==> flow/design.v <==
`timescale 1ns / 1ps
module microprocessor(
  input             clk,
  input             sys_rst,
  input      [15:0] din,
  output     [15:0] dout,
  output     [15:0] imem_addr,
  input      [31:0] imem_data,
  output     [15:0] dmem_addr,
  output            dmem_we,
  input      [15:0] dmem_rdata,
  output            halted
);
reg [31:0] IR;             
reg [15:0] GPR [31:0];     
reg [15:0] SGPR;           
reg [15:0] PC;
reg sign, zero, overflow, carry;
reg jmp_flag;
reg stop;
localparam [2:0] idle            = 3'd0;   
localparam [2:0] fetch_inst      = 3'd1;   
localparam [2:0] dec_exec_inst   = 3'd2;   
localparam [2:0] next_inst       = 3'd3;   
localparam [2:0] sense_halt      = 3'd4;   
reg [2:0] state, next_state;
wire [15:0] src1 = GPR[IR[21:17]];
wire [15:0] src2 = IR[16] ? IR[15:0] : GPR[IR[15:11]];
wire [15:0] rdv  = GPR[IR[26:22]];
wire [16:0] sum     = {1'b0, src1} + {1'b0, src2};
wire [15:0] diff    = src1 - src2;
wire [31:0] mul_res = src1 * src2;
wire [15:0] quot    = (src2 == 16'd0) ? 16'hFFFF : (src1 / src2);
reg        wr_en;
reg [15:0] wr_val;
reg        jmp_n;
reg        stop_n;
always @(*) begin
  wr_en  = 1'b1;
  wr_val = rdv;
  jmp_n  = 1'b0;
  stop_n = 1'b0;
  case (IR[31:27])
    5'b00000 : wr_val = SGPR;
    5'b00001     : wr_val = IR[16] ? IR[15:0] : src1;
    5'b00010     : wr_val = sum[15:0];
    5'b00011     : wr_val = diff;
    5'b00100     : wr_val = mul_res[15:0];
    5'b00101     : wr_val = quot;
    5'b00110     : wr_val = src1 | src2;
    5'b00111    : wr_val = src1 & src2;
    5'b01000    : wr_val = src1 ^ src2;
    5'b01001   : wr_val = src1 ~^ src2;
    5'b01010   : wr_val = ~(src1 & src2);
    5'b01011    : wr_val = ~(src1 | src2);
    5'b01100    : wr_val = IR[16] ? ~IR[15:0] : ~src1;
    5'b01111 : wr_val = dmem_rdata;
    default  : wr_en = 1'b0;
  endcase
  case (IR[31:27])
    5'b10000        : jmp_n = 1'b1;
    5'b10001      : jmp_n = carry;
    5'b10011       : jmp_n = sign;
    5'b10101       : jmp_n = zero;
    5'b10111   : jmp_n = overflow;
    5'b10010    : jmp_n = ~carry;
    5'b10100     : jmp_n = ~sign;
    5'b10110     : jmp_n = ~zero;
    5'b11000 : jmp_n = ~overflow;
    5'b11001        : stop_n = 1'b1;
    default      : ;
  endcase
end
wire [15:0] rd_new = wr_en ? wr_val : rdv;
wire sign_n  = (IR[31:27] == 5'b00100) ? mul_res[31] : rd_new[15];
wire zero_n  = (IR[31:27] == 5'b00100) ? ~(|mul_res) : ~(|rd_new);
wire carry_n = (IR[31:27] == 5'b00010) ? sum[16] : 1'b0;
wire ovf_n   = (IR[31:27] == 5'b00010) ? ((~src1[15] & ~src2[15] & rd_new[15]) | (src1[15] & src2[15] & ~rd_new[15])) :
               (IR[31:27] == 5'b00011) ? ((~src1[15] & src2[15] & rd_new[15]) | (src1[15] & ~src2[15] & ~rd_new[15])) :
               1'b0;
always @(posedge clk) begin
  if (sys_rst)
    state <= idle;
  else
    state <= next_state;
end
always @(*) begin
  case (state)
    idle            : next_state = fetch_inst;
    fetch_inst      : next_state = dec_exec_inst;
    dec_exec_inst   : next_state = next_inst;
    next_inst       : next_state = sense_halt;
    sense_halt      : next_state = stop ? sense_halt : fetch_inst;
    default         : next_state = idle;
  endcase
end
always @(posedge clk) begin
  if (sys_rst) begin
    sign     <= 1'b0;
    zero     <= 1'b0;
    overflow <= 1'b0;
    carry    <= 1'b0;
    jmp_flag <= 1'b0;
    stop     <= 1'b0;
  end else begin
    case (state)
      idle: begin
        IR <= 32'h0;
        PC <= 16'd0;
      end
      fetch_inst: begin
        IR <= imem_data;
      end
      dec_exec_inst: begin
        if (wr_en)
          GPR[IR[26:22]] <= wr_val;
        if (IR[31:27] == 5'b00100)
          SGPR <= mul_res[31:16];
        sign     <= sign_n;
        zero     <= zero_n;
        carry    <= carry_n;
        overflow <= ovf_n;
        jmp_flag <= jmp_n;
        stop     <= stop_n;
      end
      next_inst: begin
        PC <= jmp_flag ? IR[15:0] : PC + 16'd1;
      end
      default: ;
    endcase
  end
end
assign imem_addr = PC;
assign dmem_addr = IR[15:0];
assign dmem_we   = (state == dec_exec_inst) && ((IR[31:27] == 5'b01101) || (IR[31:27] == 5'b01110));
assign dout      = (IR[31:27] == 5'b01110) ? din : src1;
assign halted    = stop;
endmodule
# Reports on microprocessor
# Module microprocessor before and after one edit of its RTL, step after step.
# "orig" refers to lines of the RTL above, "edited" to lines of the edited file.
# "diff": "edited" minus "orig" as printed here. "change_rel_pct": 100 x difference / "orig".
# Operators: Yosys type, input widths -> output width; for muxes data width and select width s.
# Cell names lack the library's common part.
# The mark n/a stands for no value.
[inputs] top="microprocessor" clock="clk" cell_library="sky130hd" pvt_corner="tt_025C_1v80"

# Edit of the RTL
# The edit as a unified diff against the file above.
# A script made this edit. It changes what the design does and was not meant as an optimisation.
# begin of diff
@@ -90,5 +90,4 @@
     fetch_inst      : next_state = dec_exec_inst;
     dec_exec_inst   : next_state = next_inst;
-    next_inst       : next_state = sense_halt;
     sense_halt      : next_state = stop ? sense_halt : fetch_inst;
     default         : next_state = idle;
# end of diff

# Word level
# Counts by Yosys on the flattened word-level netlist (proc, flatten, opt, wreduce; memories kept). Print and check cells are left out. Cells with the same type and inputs are merged into one.
# Yosys's memory passes give these memory sizes; they may raise the number of words (mostly to a power of two), join words into wider ones and drop unused or constant bits.
[word_totals] item="ff_bits" orig=73 edited=73 diff=0 change_rel_pct=0.00
[word_totals] item="mem_bits_rw" orig=512 edited=512 diff=0 change_rel_pct=0.00
[word_totals] item="clocked_rd_ports_x_width" orig=48 edited=48 diff=0 change_rel_pct=0.00
[word_totals] item="n_memories" orig=1 edited=1 diff=0 change_rel_pct=0.00
[word_totals] item="output_inout_bits" orig=50 edited=50 diff=0 change_rel_pct=0.00
[word_totals] item="wordCells" orig=118 edited=118 diff=0 change_rel_pct=0.00
[op_classes] item="add_sub_neg" orig=3 edited=3 diff=0 change_rel_pct=0.00
[op_classes] item="n_mul" orig=1 edited=1 diff=0 change_rel_pct=0.00
[op_classes] item="n_div" orig=1 edited=1 diff=0 change_rel_pct=0.00
[op_classes] item="equal" orig=29 edited=29 diff=0 change_rel_pct=0.00
[op_classes] item="n_mux" orig=32 edited=32 diff=0 change_rel_pct=0.00
[op_classes] item="n_logic" orig=28 edited=28 diff=0 change_rel_pct=0.00
[op_classes] item="reduce_and_logical" orig=13 edited=13 diff=0 change_rel_pct=0.00
[memory_table] item="mem_shapes" orig="GPR 32 x 16 bit 3R1W" edited="GPR 32 x 16 bit 3R1W"
[op_table] op="$pmux 3 s5" orig=1 edited=0 diff=-1 change_rel_pct=-100.00
[op_table] op="$pmux 3 s4" orig=0 edited=1 diff=1
[op_table] op="$eq 5x5->1 const B" orig=10 edited=10 diff=0 change_rel_pct=0.00
[op_table] op="$mux 1" orig=10 edited=10 diff=0 change_rel_pct=0.00
[op_table] op="$mux 16" orig=10 edited=10 diff=0 change_rel_pct=0.00
[op_table] op="$not 1->1" orig=10 edited=10 diff=0 change_rel_pct=0.00
[op_table] op="$and 1x1->1" orig=8 edited=8 diff=0 change_rel_pct=0.00
[op_table] op="$eq 5x4->1 const B" orig=8 edited=8 diff=0 change_rel_pct=0.00
[op_table] op="$mux 5" orig=6 edited=6 diff=0 change_rel_pct=0.00
[op_table] op="$eq 5x3->1 const B" orig=4 edited=4 diff=0 change_rel_pct=0.00
[op_table] op="$not 16->16" orig=4 edited=4 diff=0 change_rel_pct=0.00
[op_table] op="$eq 3x2->1 const B" orig=2 edited=2 diff=0 change_rel_pct=0.00
[op_table] op="$eq 5x2->1 const B" orig=2 edited=2 diff=0 change_rel_pct=0.00
[op_table] op="$or 1x1->1" orig=2 edited=2 diff=0 change_rel_pct=0.00
[op_table] op="$reduce_and 2->1" orig=2 edited=2 diff=0 change_rel_pct=0.00
[op_table] op="$reduce_bool 2->1" orig=2 edited=2 diff=0 change_rel_pct=0.00
[op_table] op="$add 16x1->16 const B" orig=1 edited=1 diff=0 change_rel_pct=0.00
[op_table] op="$add 16x16->17" orig=1 edited=1 diff=0 change_rel_pct=0.00
[op_table] op="$and 16x16->16" orig=1 edited=1 diff=0 change_rel_pct=0.00
[op_table] op="$div 16x16->16" orig=1 edited=1 diff=0 change_rel_pct=0.00
[op_table] op="$eq 3x1->1 const B" orig=1 edited=1 diff=0 change_rel_pct=0.00
[op_table] op="$eq 3x3->1 const B" orig=1 edited=1 diff=0 change_rel_pct=0.00
[op_table] op="$eq 5x1->1 const B" orig=1 edited=1 diff=0 change_rel_pct=0.00
[op_table] op="$logic_and 1x1->1" orig=1 edited=1 diff=0 change_rel_pct=0.00
[op_table] op="$logic_not 16->1" orig=1 edited=1 diff=0 change_rel_pct=0.00
[op_table] op="$logic_not 3->1" orig=1 edited=1 diff=0 change_rel_pct=0.00
[op_table] op="$logic_not 5->1" orig=1 edited=1 diff=0 change_rel_pct=0.00
[op_table] op="$logic_or 1x1->1" orig=1 edited=1 diff=0 change_rel_pct=0.00
# Not every row of either side is listed.

# Logic depth
# Longest topological path by Yosys (ltp), each cell counted once; first at word level (registers and memories cut), then after technology mapping (sequential cells cut; the memories' decode and read muxes count).
[depth] item="ltp_word" orig=10 edited=10 diff=0 change_rel_pct=0.00
[depth] item="abc_area" orig="0" edited="0"
[depth] item="ltp_mapped" orig=167 edited=163 diff=-4 change_rel_pct=-2.40

# Mapped cells and area
# Source: synth_stat.txt of the flow (Yosys; design flattened, memories mapped). It holds for the ABC_AREA given above (unset counts as 0); a run with the other value may have another netlist.
[synth_totals] item="stdcells" orig=4449 edited=4582 diff=133 change_rel_pct=2.99
[synth_totals] item="area_um2" orig=50752.4 edited=51643.3 diff=890.9 change_rel_pct=1.76
[synth_totals] item="ff_cells" orig=602 edited=602 diff=0 change_rel_pct=0.00
[by_type] type="mux4_2" orig=347 edited=307 diff=-40 change_rel_pct=-11.53
[by_type] type="mux2i_1" orig=199 edited=230 diff=31 change_rel_pct=15.58
[by_type] type="o21ai_0" orig=162 edited=133 diff=-29 change_rel_pct=-17.90
[by_type] type="a22o_1" orig=11 edited=40 diff=29 change_rel_pct=263.64
[by_type] type="clkbuf_1" orig=155 edited=127 diff=-28 change_rel_pct=-18.06
[by_type] type="buf_4" orig=23 edited=48 diff=25 change_rel_pct=108.70
[by_type] type="nand2_1" orig=407 edited=384 diff=-23 change_rel_pct=-5.65
[by_type] type="buf_2" orig=38 edited=60 diff=22 change_rel_pct=57.89
[by_type] type="a22oi_1" orig=76 edited=96 diff=20 change_rel_pct=26.32
[by_type] type="nand3_1" orig=67 edited=86 diff=19 change_rel_pct=28.36
[by_type] type="and2_1" orig=49 edited=67 diff=18 change_rel_pct=36.73
[by_type] type="xor2_1" orig=35 edited=53 diff=18 change_rel_pct=51.43
[by_type] type="a21o_1" orig=28 edited=46 diff=18 change_rel_pct=64.29
[by_type] type="buf_6" orig=9 edited=27 diff=18 change_rel_pct=200.00
[by_type] type="xnor2_1" orig=57 edited=73 diff=16 change_rel_pct=28.07
[by_type] type="o22ai_1" orig=19 edited=34 diff=15 change_rel_pct=78.95
[by_type] type="a21oi_1" orig=182 edited=196 diff=14 change_rel_pct=7.69
[by_type] type="or3_1" orig=40 edited=26 diff=-14 change_rel_pct=-35.00
# Not every row of either side is listed.

# Path before layout
# Source: OpenSTA report_checks on the synthesized netlist (no wires, ideal clock, input and output delay 20% of the period each), path of least setup slack; recovery checks are left aside. Register names are those of the netlist, which keeps one name where synthesis merged equal registers.
[synth_path] item="path_kind" orig="reg2reg" edited="reg2reg"
[synth_path] item="start" orig="register (no name shown)" edited="register (no name shown)"
[synth_path] item="end" orig="register zero" edited="register zero"
[synth_path] item="tclk_ns" orig=30.0 edited=30.0 diff=0.0 change_rel_pct=0.00
[synth_path] item="setup_time_ns" orig=0.127 edited=0.079 diff=-0.048
[synth_path] item="launch_ns" orig=0.000 edited=0.000 diff=0.000
[synth_path] item="arrival_ns" orig=32.231 edited=32.095 diff=-0.136 change_rel_pct=-0.42
[synth_path] item="t_required_ns" orig=29.873 edited=29.921 diff=0.048 change_rel_pct=0.16
[synth_path] item="setup_slack_ns" orig=-2.358 edited=-2.174 diff=0.184
[synth_path] item="path_delay_ns" orig=32.358 edited=32.174 diff=-0.184 change_rel_pct=-0.57
[synth_path] item="driving_pins" orig=155 edited=150 diff=-5 change_rel_pct=-3.23
[synth_path] item="path_buffers" orig=19 edited=18 diff=-1 change_rel_pct=-5.26
[synth_path] item="synth_period_reached_ns" orig=32.358 edited=32.174 diff=-0.184 change_rel_pct=-0.57
# "path_delay_ns" is the arrival time less input delay plus setup time.
# "driving_pins": output pins that drive a net of the path, with the launching flip-flop's if there is one; two outputs of one cell count as two.
# "synth_period_reached_ns" is the clock period less the worst setup slack; recovery checks do not enter. This is arithmetic on one report: input and output delays are still those of the set period (20% each).
[synth_between_orig] path_cell_list="dfxtp_1 > buf_4 > buf_6 > buf_6 > buf_6 > buf_2 > buf_2 > buf_2 > mux4_2 > a22oi_1 > nand3_1 > a221oi_1 > clkbuf_1 > ha_1 > a22oi_1 > ha_1 > o21a_1 > nor2_1 > (+119 left out) > o31ai_1 > a21oi_1 > clkbuf_1 > clkbuf_1 > mux2i_1 > ha_1 > a21boi_0 > o21a_1 > o21ai_0 > a21oi_1 > o211a_1 > o21ai_0 > a21oi_1 > o31ai_1 > a31oi_1 > nor4_1 > o21ai_1 > o211ai_1"
[synth_rtl_orig] item="end: assignment" line_no=100 source="zero     <= 1'b0;"
[synth_rtl_orig] item="end: assignment" line_no=120 source="zero     <= zero_n;"
[synth_rtl_orig] item="end: declaration" line_no=18 source="reg sign, zero, overflow, carry;"
# orig: Chain of elaborated cells between the ends: none given.
# Some nets on the timed path still bear RTL names; the line given drives or declares the net.
[synth_named_nets_orig] signal="wr_val[0]" line_no=43 source="case (IR[31:27])"
[synth_between_edited] path_cell_list="dfxtp_1 > buf_6 > buf_6 > buf_6 > clkbuf_8 > mux4_1 > a22oi_1 > a211oi_2 > inv_1 > ha_1 > o21bai_1 > a31oi_1 > ha_1 > o21a_1 > or2_2 > and3_1 > nand2_1 > mux2i_1 > (+114 left out) > a221oi_1 > nor2b_1 > o21ai_1 > clkbuf_1 > mux2i_1 > ha_1 > a21boi_0 > o21a_1 > o21a_1 > o21ai_0 > a21oi_1 > o21ai_0 > nand2_1 > a21oi_1 > a31oi_1 > or3_1 > or4_1 > o211ai_1"
[synth_rtl_edited] item="end: assignment" line_no=99 source="zero     <= 1'b0;"
[synth_rtl_edited] item="end: assignment" line_no=119 source="zero     <= zero_n;"
[synth_rtl_edited] item="end: declaration" line_no=18 source="reg sign, zero, overflow, carry;"
# edited: Chain of elaborated cells between the ends: none given.
[synth_named_nets_edited] signal="wr_val[0]" line_no=43 source="case (IR[31:27])"

# Path in the finished layout
# From the final timing report of the runs of pair A: the path of least setup slack in the routed layout; clock arrival at registers is part of the times.
[layout_path] item="path_kind" orig="reg2reg" edited="reg2reg"
[layout_path] item="start" orig="register (no name shown)" edited="register IR[16]"
[layout_path] item="end" orig="memory GPR[9][0]" edited="register zero"
[layout_path] item="tclk_ns" orig=29.4 edited=29.4 diff=0.0 change_rel_pct=0.00
[layout_path] item="setup_time_ns" orig=0.24 edited=0.07 diff=-0.17
[layout_path] item="launch_ns" orig=0.60 edited=0.63 diff=0.03 change_rel_pct=5.00
[layout_path] item="arrival_ns" orig=29.04 edited=29.51 diff=0.47 change_rel_pct=1.62
[layout_path] item="t_required_ns" orig=29.80 edited=29.96 diff=0.16 change_rel_pct=0.54
[layout_path] item="setup_slack_ns" orig=0.75 edited=0.44 diff=-0.31
[layout_path] item="driving_pins" orig=147 edited=145 diff=-2 change_rel_pct=-1.36
[layout_path] item="path_buffers" orig=14 edited=11 diff=-3 change_rel_pct=-21.43
# The rows between start and end are the longest chain of elaborated cells between them; the timing report does not say that the signal goes this way. Where chains are equally long, one stands for them.
# A line is the first line of the expression or statement that the cell stems from. Yosys adds cells for indexed reads and writes and turns some case tables into memories.
[layout_between_orig] path_cell_list="dfxtp_4 > buf_12 > clkbuf_16 > nor2_4 > clkbuf_16 > a22o_1 > a221oi_1 > buf_4 > o21ai_4 > o2111ai_4 > or4_4 > nor3_4 > nand2_1 > a22oi_2 > ha_1 > o21a_1 > nor2_2 > or3_4 > (+111 left out) > a21boi_2 > o31ai_4 > a211oi_2 > o31ai_2 > a21oi_2 > buf_4 > inv_4 > mux2_2 > a41oi_2 > buf_4 > ha_1 > a21o_1 > a21o_1 > a211oi_2 > buf_4 > a31oi_4 > buf_12 > clkbuf_16"
[layout_rtl_orig] item="end: declaration" line_no=15 source="reg [15:0] GPR [31:0];"
# orig: Chain of elaborated cells between the ends: none given.
# Some nets on the timed path still bear RTL names; the line given drives or declares the net.
[layout_named_nets_orig] signal="wr_val[0]" line_no=43 source="case (IR[31:27])"
[layout_between_edited] path_cell_list="edfxtp_1 > nand2b_1 > buf_4 > nor2_1 > and3_1 > o211ai_1 > buf_4 > nor4_4 > and2_4 > a31oi_4 > ha_1 > o21a_1 > or2_4 > and3_4 > nand2_4 > mux2i_2 > ha_1 > o21a_1 > (+109 left out) > nand2b_1 > a221oi_2 > nor2b_1 > o21ai_2 > mux2i_1 > ha_1 > a21boi_2 > o21a_1 > o21a_1 > o21ai_2 > a21oi_1 > o21ai_1 > nand2_1 > a21oi_2 > a31oi_4 > or3_1 > or4_1 > o211ai_1" elab_chain_len=8
[layout_rtl_edited] item="start: declaration" line_no=14 source="reg [31:0] IR;"
[layout_rtl_edited] item="start: assignment" line_no=107 source="IR <= 32'h0;"
[layout_rtl_edited] item="start: assignment" line_no=111 source="IR <= imem_data;"
[layout_rtl_edited] item="$mux 16" line_no=28 source="wire [15:0] src2 = IR[16] ? IR[15:0] : GPR[IR[15:11]];"
[layout_rtl_edited] item="$div 16x16->16" line_no=33 source="wire [15:0] quot    = (src2 == 16'd0) ? 16'hFFFF : (src1 / src2);"
[layout_rtl_edited] item="$mux 16" line_no=33
[layout_rtl_edited] item="$pmux 16 s14" line_no=43 source="case (IR[31:27])"
[layout_rtl_edited] item="$mux 16" line_no=74 source="wire [15:0] rd_new = wr_en ? wr_val : rdv;"
[layout_rtl_edited] item="$reduce_or 16->1" line_no=76 source="wire zero_n  = (IR[31:27] == 5'b00100) ? ~(|mul_res) : ~(|rd_new);"
[layout_rtl_edited] item="$not 1->1" line_no=76
[layout_rtl_edited] item="$mux 1" line_no=76
[layout_rtl_edited] item="end: assignment" line_no=99 source="zero     <= 1'b0;"
[layout_rtl_edited] item="end: assignment" line_no=119 source="zero     <= zero_n;"
[layout_rtl_edited] item="end: declaration" line_no=18 source="reg sign, zero, overflow, carry;"
[layout_named_nets_edited] signal="wr_val[0]" line_no=43

# Measured runs
# Runs of the flow (Yosys, OpenROAD) on both versions; the two runs of a pair have the same settings. The constraints put input and output delay at 20% of the set period each and load the outputs with 0.01 pF.
[settings_pair_A] CORE_UTILIZATION=30 period_ns=29.4 CAP_MARGIN=20 CORE_MARGIN=2 SLEW_MARGIN=20
[measured_pair_A] item="post_synth_area_um2" orig=50752.4 edited=51643.3 diff=890.9 change_rel_pct=1.76
[measured_pair_A] item="dieArea_um2" orig=172482.0 edited=175477.0 diff=2995.0 change_rel_pct=1.74
[measured_pair_A] item="finalCellArea_um2" orig=62316.0 edited=63423.3 diff=1107.3 change_rel_pct=1.78
[measured_pair_A] item="utilization_pct" orig=37.2 edited=37.0 diff=-0.2
[measured_pair_A] item="timing.setup.ws_ns" orig=0.752 edited=0.444 diff=-0.308
[measured_pair_A] item="setupTns_ns" orig=0.000 edited=0.000 diff=0.000
[measured_pair_A] item="hold_ws_ns" orig=0.466 edited=0.456 diff=-0.010
[measured_pair_A] item="power_total_mw" orig=8.187 edited=8.503 diff=0.316 change_rel_pct=3.86
[measured_pair_A] item="period_less_ws_ns" orig=28.648 edited=28.956 diff=0.308 change_rel_pct=1.08
[settings_pair_B] ABC_AREA=1 CELL_PAD_IN_SITES_DETAIL_PLACEMENT=0 CORE_UTILIZATION=54 CTS_CLUSTER_SIZE=31 GPL_TIMING_DRIVEN=1 MAX_ROUTING_LAYER="met5" period_ns=47.8 CAP_MARGIN=20 CORE_MARGIN=2 SLEW_MARGIN=20
[measured_pair_B] item="post_synth_area_um2" orig=51648.3 edited=51540.7 diff=-107.6 change_rel_pct=-0.21
[measured_pair_B] item="dieArea_um2" orig=98135.0 edited=97931.4 diff=-203.6 change_rel_pct=-0.21
[measured_pair_B] item="finalCellArea_um2" orig=56003.7 edited=55813.5 diff=-190.2 change_rel_pct=-0.34
[measured_pair_B] item="utilization_pct" orig=59.0 edited=58.9 diff=-0.1
[measured_pair_B] item="timing.setup.ws_ns" orig=10.451 edited=9.746 diff=-0.705
[measured_pair_B] item="setupTns_ns" orig=0.000 edited=0.000 diff=0.000
[measured_pair_B] item="hold_ws_ns" orig=0.470 edited=0.447 diff=-0.023
[measured_pair_B] item="power_total_mw" orig=4.588 edited=4.956 diff=0.368 change_rel_pct=8.02
[measured_pair_B] item="period_less_ws_ns" orig=37.349 edited=38.054 diff=0.705 change_rel_pct=1.89
# "period_less_ws_ns" = clock period - worst setup slack. The figure is calculated, with input and output delays left at 20% of the set period.
# "power_total_mw" rests on the timing tool's default activity at the inputs, not on a simulated workload.
